==> flow/design.v <==
module ALU(
    clk,
    rst_n,
    valid,
    ready,
    mode,
    in_A,
    in_B,
    out
);
    input         clk, rst_n;
    input         valid;
    input  [1:0]  mode;  
    output        ready;
    input  [31:0] in_A, in_B;
    output [63:0] out;
    parameter IDLE = 3'd0;
    parameter MUL  = 3'd1;
    parameter DIV  = 3'd2;
    parameter AND  = 3'd3;
    parameter AVG  = 3'd4;
    parameter OUT  = 3'd5;
    reg  [ 2:0] state, state_nxt;
    reg  [ 4:0] counter, counter_nxt;
    reg  [64:0] shreg, shreg_nxt;  
    reg  [31:0] alu_in, alu_in_nxt;
    reg  [32:0] alu_out;
    reg         ready_;
    assign ready = ready_;
    assign out = shreg[63:0];
    always @(*) begin
        case(state)
            IDLE: begin
                if (valid) 
                    case (mode)
                        0 : state_nxt = MUL;
                        1 : state_nxt = DIV;
                        2 : state_nxt = AND;
                        3 : state_nxt = AVG;
                    endcase
                else state_nxt = IDLE;
            end
            MUL : state_nxt = (counter != 31) ? MUL : OUT;
            DIV : state_nxt = (counter != 31) ? DIV : OUT;
            AND : state_nxt = OUT;
            AVG : state_nxt = OUT;
            OUT : state_nxt = IDLE;
            default : state_nxt = IDLE;
        endcase
    end
    always @(*) begin
        if ((state == MUL) || (state == DIV)) counter_nxt = counter + 1; 
        else                                  counter_nxt = 0;
    end
    always @(*) begin
        case(state)
            IDLE: begin
                if (valid) alu_in_nxt = in_B;
                else       alu_in_nxt = 0;
            end
            OUT : alu_in_nxt = 0;
            default: alu_in_nxt = alu_in;
        endcase
    end
    always @(*) begin
        case (state)
            MUL : begin
                if (shreg[0]) alu_out = shreg[63:32] + alu_in;
                else          alu_out = shreg[63:32];
            end
            DIV : alu_out = shreg[64:32] - {1'b0, alu_in};
            AND : alu_out = shreg[31:0] & alu_in;
            AVG : alu_out = (shreg[31:0] + alu_in) >> 1;
            default alu_out = 0;
        endcase
    end
    always @(*) begin
        case (state)
            IDLE: begin
                if (valid) begin
                    shreg_nxt = {33'b0, in_A};
                    if (state_nxt == DIV) shreg_nxt = shreg_nxt << 1;                 
                end
                else shreg_nxt = 0;
            end
            MUL : shreg_nxt = {1'b0, alu_out, shreg[31:1]};
            DIV : begin
                if (shreg[64:32] < {1'b0, alu_in}) shreg_nxt = shreg << 1;
                else                      shreg_nxt = {alu_out[31:0], shreg[31:0], 1'b1};
                if (counter == 31) shreg_nxt = {1'b0, shreg_nxt[64:33], shreg_nxt[31:0]};
            end
            AND : shreg_nxt = {32'b0, alu_out};
            AVG : shreg_nxt = {32'b0, alu_out};
            OUT : shreg_nxt = 0;
            default : shreg_nxt = 0;
        endcase
    end
    always @(posedge clk or negedge rst_n) begin
        if (!rst_n) begin
            state   <= IDLE;
            counter <= 0;
            shreg   <= 0;
            alu_in  <= 0;
            ready_  <= 0;
        end
        else begin
            state   <= state_nxt;
            counter <= counter_nxt;
            shreg   <= shreg_nxt;
            alu_in  <= alu_in_nxt;
            ready_  <= (state_nxt == OUT) ? 1 : 0;
        end
    end
endmodule
### From RTL to reports: ALU

The steps from the RTL of ALU to its reports follow in flow order.
Line numbers count from 1 in the design file above.
Cell names lack the library's common part.
A cell with - has no value.

| design | value |
|---|---|
| top | ALU |
| clock | clk |
| library | sky130hd |
| timing corner | tt_025C_1v80 |

### Word-level counts

Counts by Yosys on the flattened word-level netlist (proc, flatten, opt, wreduce; memories kept). Register bits leave out memories and registers merged into their read ports (data or address). Print and check cells are left out. Cells with the same type and inputs are merged into one.

| cells by class | value |
|---|---|
| add/sub/neg operators | 4 |
| multiply operators | 0 |
| divide/modulo/power cells | 0 |
| $lt $le $gt $ge | 1 |
| equal/unequal tests | 12 |
| shift operators | 0 |
| mux-type cells | 16 |
| bitwise operators | 1 |
| reductions and logical operators | 5 |

Operators by type and width:

| kind | number |
|---|---|
| case mux 65 bit (select 4 bit) | 1 |
| two-way mux 65 bit | 2 |
| case mux 33 bit (select 3 bit) | 1 |
| two-way mux 33 bit | 3 |
| adder 32 x 32 -> 33 bit | 2 |
| case mux 32 bit (select 2 bit) | 1 |
| subtractor 33 x 32 -> 33 bit | 1 |
| less-than comparator 33 x 32 -> 1 bit | 1 |
| bitwise AND 32 bit | 1 |
| two-way mux 32 bit | 1 |
| case mux 3 bit (select 4 bit) | 2 |
| equality test 3 x 2 -> 1 bit with constant B | 3 |
| equality test 3 bit with constant B | 3 |
| two-way mux 3 bit | 3 |
| adder 5 x 1 -> 5 bit with constant B | 1 |
| equality test 5 bit with constant B | 1 |
| != test 5 bit with constant B | 1 |
| two-way mux 5 bit | 1 |
| equality test 2 bit with constant B | 2 |
| equality test 3 x 1 -> 1 bit with constant B | 1 |
| logical NOT 3 bit | 1 |
| equality test 2 x 1 -> 1 bit with constant B | 1 |
| logical NOT 2 bit | 1 |
| nonzero test 2 bit | 1 |
| OR reduction 2 bit | 1 |
| logical OR 1 bit | 1 |
| two-way mux 1 bit | 1 |

| bit counts | value |
|---|---|
| bits in registers | 106 |
| bits in latches | 0 |
| bits in writable memories | 0 |
| memory bits (read-only) | 0 |
| word width x clocked read ports | 0 |
| memory cells | 0 |
| bits of input ports | 69 |
| output and inout port bits | 65 |
| word-level cells | 44 |

### Longest topological paths

Longest topological path by Yosys (ltp), each cell counted once; first at word level (registers and memories cut), then after technology mapping (sequential cells cut; the memories' decode and read muxes count).

| depth | value |
|---|---|
| depth after elaboration | 8 |
| ABC_AREA | 0 |
| depth in mapped cells | 15 |
| mapped depth without buffers | 13 |

### After synthesis

Source: synth_stat.txt of the flow (Yosys; design flattened, memories mapped). It holds for the ABC_AREA given above (unset counts as 0); a run with the other value may have another netlist.

| synthesis totals | value |
|---|---|
| standard cells after synthesis | 1536 |
| cell area after synthesis | 12214.2 um^2 |
| flip-flop cells | 109 |

Cells by type:

| cell | number | area in all (um^2) |
|---|---|---|
| dfrtp_1 | 108 | 2.7E+03 |
| ha_1 | 97 | 1.21E+03 |
| a21oi_1 | 117 | 585.562 |
| nand2_1 | 143 | 536.765 |
| buf_4 | 64 | 480.461 |
| o21ai_0 | 91 | 455.437 |
| nor2_1 | 115 | 431.664 |
| xnor2_1 | 48 | 420.403 |
| mux2_2 | 37 | 416.65 |
| a222oi_1 | 39 | 390.374 |
| a22o_1 | 42 | 367.853 |
| clkbuf_1 | 86 | 322.81 |
| mux2i_1 | 32 | 320.307 |
| inv_1 | 71 | 266.506 |
| a21o_1 | 28 | 210.202 |
| o221ai_1 | 17 | 148.893 |
| nand3_1 | 29 | 145.139 |
| xor2_1 | 16 | 140.134 |

Other cell types: 63; their cells: 356.

### Path before layout

Source: OpenSTA report_checks on the synthesized netlist (no wires, ideal clock, input and output delay 20% of the period each), path of least setup slack; recovery checks are left aside. Register names are those of the netlist, which keeps one name where synthesis merged equal registers.

| timing path post-synthesis | value |
|---|---|
| kind | input to register |
| start point | input port valid |
| end point | register shreg[22] |
| period | 10.0 ns |
| input delay | 2.000 ns |
| arrival time | 4.273 ns |
| data required time | 9.860 ns |
| setup slack | 5.586 ns |
| path delay | 2.413 ns |
| driving pins on the path | 9 |
| synthesis period reached | 4.414 ns |

"path delay" is the arrival time less input delay plus setup time.
"driving pins on the path" counts driving pins, that of a launching flip-flop among them; a cell with two outputs on the path counts twice.
"synthesis period reached" is the clock period less the worst setup slack; recovery checks do not enter. This is arithmetic on one report: input and output delays are still those of the set period (20% each).
Between the ends stands the longest chain of elaborated cells between them, by number of cells; it is not shown to be the way that was timed. Of several equally long chains one is given.
A line is the first line of the expression or statement that the cell stems from. Yosys adds cells for indexed reads and writes and turns some case tables into memories.

| between the ends, post-synthesis | value |
|---|---|
| cells stage by stage | and2_1 clkbuf_1 and3_1 or2_2 nor3_1 clkbuf_1 mux2_2 a222oi_1 o21ai_0 |
| length of the longest elaborated chain | 6 |
| elaborated cells between the ends (all ways) | 6 |
| classes of those cells | eq/ne (1); mux (5) |

Ends and longest elaborated chain, post-synthesis:

| what | RTL line | text |
|---|---|---|
| start: declaration | 12 | `input         valid;` |
| two-way mux 3 bit | 34 | `if (valid)` |
| case mux 3 bit (select 4 bit) | 32 | `case(state)` |
| equality test 3 x 2 -> 1 bit | 82 | `if (state_nxt == DIV) shreg_nxt = shreg_nxt << 1;` |
| two-way mux 33 bit | 82 |  |
| two-way mux 33 bit | 80 | `if (valid) begin` |
| case mux 65 bit (select 4 bit) | 78 | `case (state)` |
| end: assignment | 102 | `shreg   <= 0;` |
| end: assignment | 109 | `shreg   <= shreg_nxt;` |
| end: declaration | 25 | `reg  [64:0] shreg, shreg_nxt;` |

### Worst path after layout

Path of least setup slack in the final report of run 1 (OpenROAD, finished layout, wires in). Where an end is a register, its clock arrival counts in the times.

| timing path post-layout | value |
|---|---|
| kind | register to register |
| start point | register shreg[40] |
| end point | register shreg[63] |
| period | 5.22 ns |
| arrival time | 4.46 ns |
| data required time | 5.48 ns |
| setup slack | 1.01 ns |
| driving pins on the path | 12 |

Between the ends stands the longest chain of elaborated cells between them, by number of cells; it is not shown to be the way that was timed. Of several equally long chains one is given.

| between the ends, post-layout | value |
|---|---|
| cells stage by stage | dfrtp_1 ha_1 a21o_1 a21oi_1 o22ai_1 a21oi_1 nand2_1 a211oi_1 xnor2_1 a221oi_1 a211oi_1 a221o_1 |
| length of the longest elaborated chain | 6 |
| elaborated cells between the ends (all ways) | 8 |
| classes of those cells | add/sub (2); compare (1); mux (5) |

Ends and longest elaborated chain, post-layout:

| what | RTL line | text |
|---|---|---|
| start: declaration | 25 | `reg  [64:0] shreg, shreg_nxt;` |
| start: assignment | 102 | `shreg   <= 0;` |
| start: assignment | 109 | `shreg   <= shreg_nxt;` |
| adder 32 x 32 -> 33 bit | 68 | `if (shreg[0]) alu_out = shreg[63:32] + alu_in;` |
| two-way mux 33 bit | 68 |  |
| case mux 33 bit (select 3 bit) | 66 | `case (state)` |
| two-way mux 65 bit | 88 | `if (shreg[64:32] < {1'b0, alu_in}) shreg_nxt = shreg << 1;` |
| two-way mux 65 bit | 90 | `if (counter == 31) shreg_nxt = {1'b0, shreg_nxt[64:33], shreg_nxt[31:0]};` |
| case mux 65 bit (select 4 bit) | 78 | `case (state)` |
| end: assignment | 102 |  |
| end: assignment | 109 |  |
| end: declaration | 25 |  |

==> results <==
Module ALU, platform sky130hd: 3 stored runs of the flow (Yosys, OpenROAD) with differing settings, in no particular order. Input and output delays are each 20% of the period that was set; the output load is 0.01 pF.

## Run 1

==> flow/run.sh <==
#!/bin/bash
# the make line also repeats the synthesis and layout settings of config.mk as NAME=value (left out here)
make -C /OpenROAD-flow-scripts/flow DESIGN_CONFIG=/design/flow/config.mk WORK_HOME=/design/flow/orfs CLKGATE_MAP_FILE= finish
==> flow/config.mk <==
export PLATFORM = sky130hd
export DESIGN_NAME = ALU
export DESIGN_NICKNAME = ALU
export VERILOG_FILES = /design/flow/design.v
export SDC_FILE = /design/flow/constraint.sdc
export NUM_CORES = 4
export LEC_CHECK = 0
export CAP_MARGIN = 20
export CORE_MARGIN = 2
export CORE_UTILIZATION = 40
export SETUP_SLACK_MARGIN = 0.96
export SLEW_MARGIN = 20
==> flow/constraint.sdc <==
create_clock -name core_clock -period 5.22 [get_ports {clk}]
set_input_delay 1.0440 -clock core_clock [delete_from_list [all_inputs] [get_ports {clk}]]
set_output_delay 1.0440 -clock core_clock [all_outputs]
set_load 0.01 [all_outputs]

| result of run 1 | value |
|---|---|
| overall die area | 31949.8 um^2 |
| worst setup slack after layout | 1.014 ns |
| area of the standard cells in the finished layout | 13909.6 um^2 |
| final utilization | 0.466 |
| chip area in the Yosys report | 12214.2 um^2 |
| lowest hold slack | 0.464 ns |

## Run 2

==> flow/run.sh <==
#!/bin/bash
# the make line also repeats the synthesis and layout settings of config.mk as NAME=value (left out here)
make -C /OpenROAD-flow-scripts/flow DESIGN_CONFIG=/design/flow/config.mk WORK_HOME=/design/flow/orfs CLKGATE_MAP_FILE= finish
==> flow/config.mk <==
export PLATFORM = sky130hd
export DESIGN_NAME = ALU
export DESIGN_NICKNAME = ALU
export VERILOG_FILES = /design/flow/design.v
export SDC_FILE = /design/flow/constraint.sdc
export NUM_CORES = 4
export LEC_CHECK = 0
export ABC_AREA = 1
export CAP_MARGIN = 20
export CELL_PAD_IN_SITES_GLOBAL_PLACEMENT = 1
export CORE_MARGIN = 2
export CORE_UTILIZATION = 40
export CTS_CLUSTER_DIAMETER = 275
export MAX_ROUTING_LAYER = met4
export MIN_ROUTING_LAYER = met1
export SLEW_MARGIN = 15
==> flow/constraint.sdc <==
create_clock -name core_clock -period 10.0 [get_ports {clk}]
set_input_delay 2.0000 -clock core_clock [delete_from_list [all_inputs] [get_ports {clk}]]
set_output_delay 2.0000 -clock core_clock [all_outputs]
set_load 0.01 [all_outputs]

| result of run 2 | value |
|---|---|
| overall die area | 37859.4 um^2 |
| worst setup slack after layout | 5.030 ns |
| area of the standard cells in the finished layout | 15835.2 um^2 |
| final utilization | 0.444 |
| chip area in the Yosys report | 14527.7 um^2 |
| lowest hold slack | 0.462 ns |

## Run 3

==> flow/run.sh <==
#!/bin/bash
# the make line also repeats the synthesis and layout settings of config.mk as NAME=value (left out here)
make -C /OpenROAD-flow-scripts/flow DESIGN_CONFIG=/design/flow/config.mk WORK_HOME=/design/flow/orfs CLKGATE_MAP_FILE= finish
==> flow/config.mk <==
export PLATFORM = sky130hd
export DESIGN_NAME = ALU
export DESIGN_NICKNAME = ALU
export VERILOG_FILES = /design/flow/design.v
export SDC_FILE = /design/flow/constraint.sdc
export NUM_CORES = 4
export LEC_CHECK = 0
export CAP_MARGIN = 20
export CORE_MARGIN = 2
export CORE_UTILIZATION = 62
export SLEW_MARGIN = 20
==> flow/constraint.sdc <==
create_clock -name core_clock -period 5.22 [get_ports {clk}]
set_input_delay 1.0440 -clock core_clock [delete_from_list [all_inputs] [get_ports {clk}]]
set_output_delay 1.0440 -clock core_clock [all_outputs]
set_load 0.01 [all_outputs]

| result of run 3 | value |
|---|---|
| overall die area | 20838.4 um^2 |
| worst setup slack after layout | 0.669 ns |
| area of the standard cells in the finished layout | 13584.3 um^2 |
| final utilization | 0.7 |
| chip area in the Yosys report | 12214.2 um^2 |
| lowest hold slack | 0.463 ns |
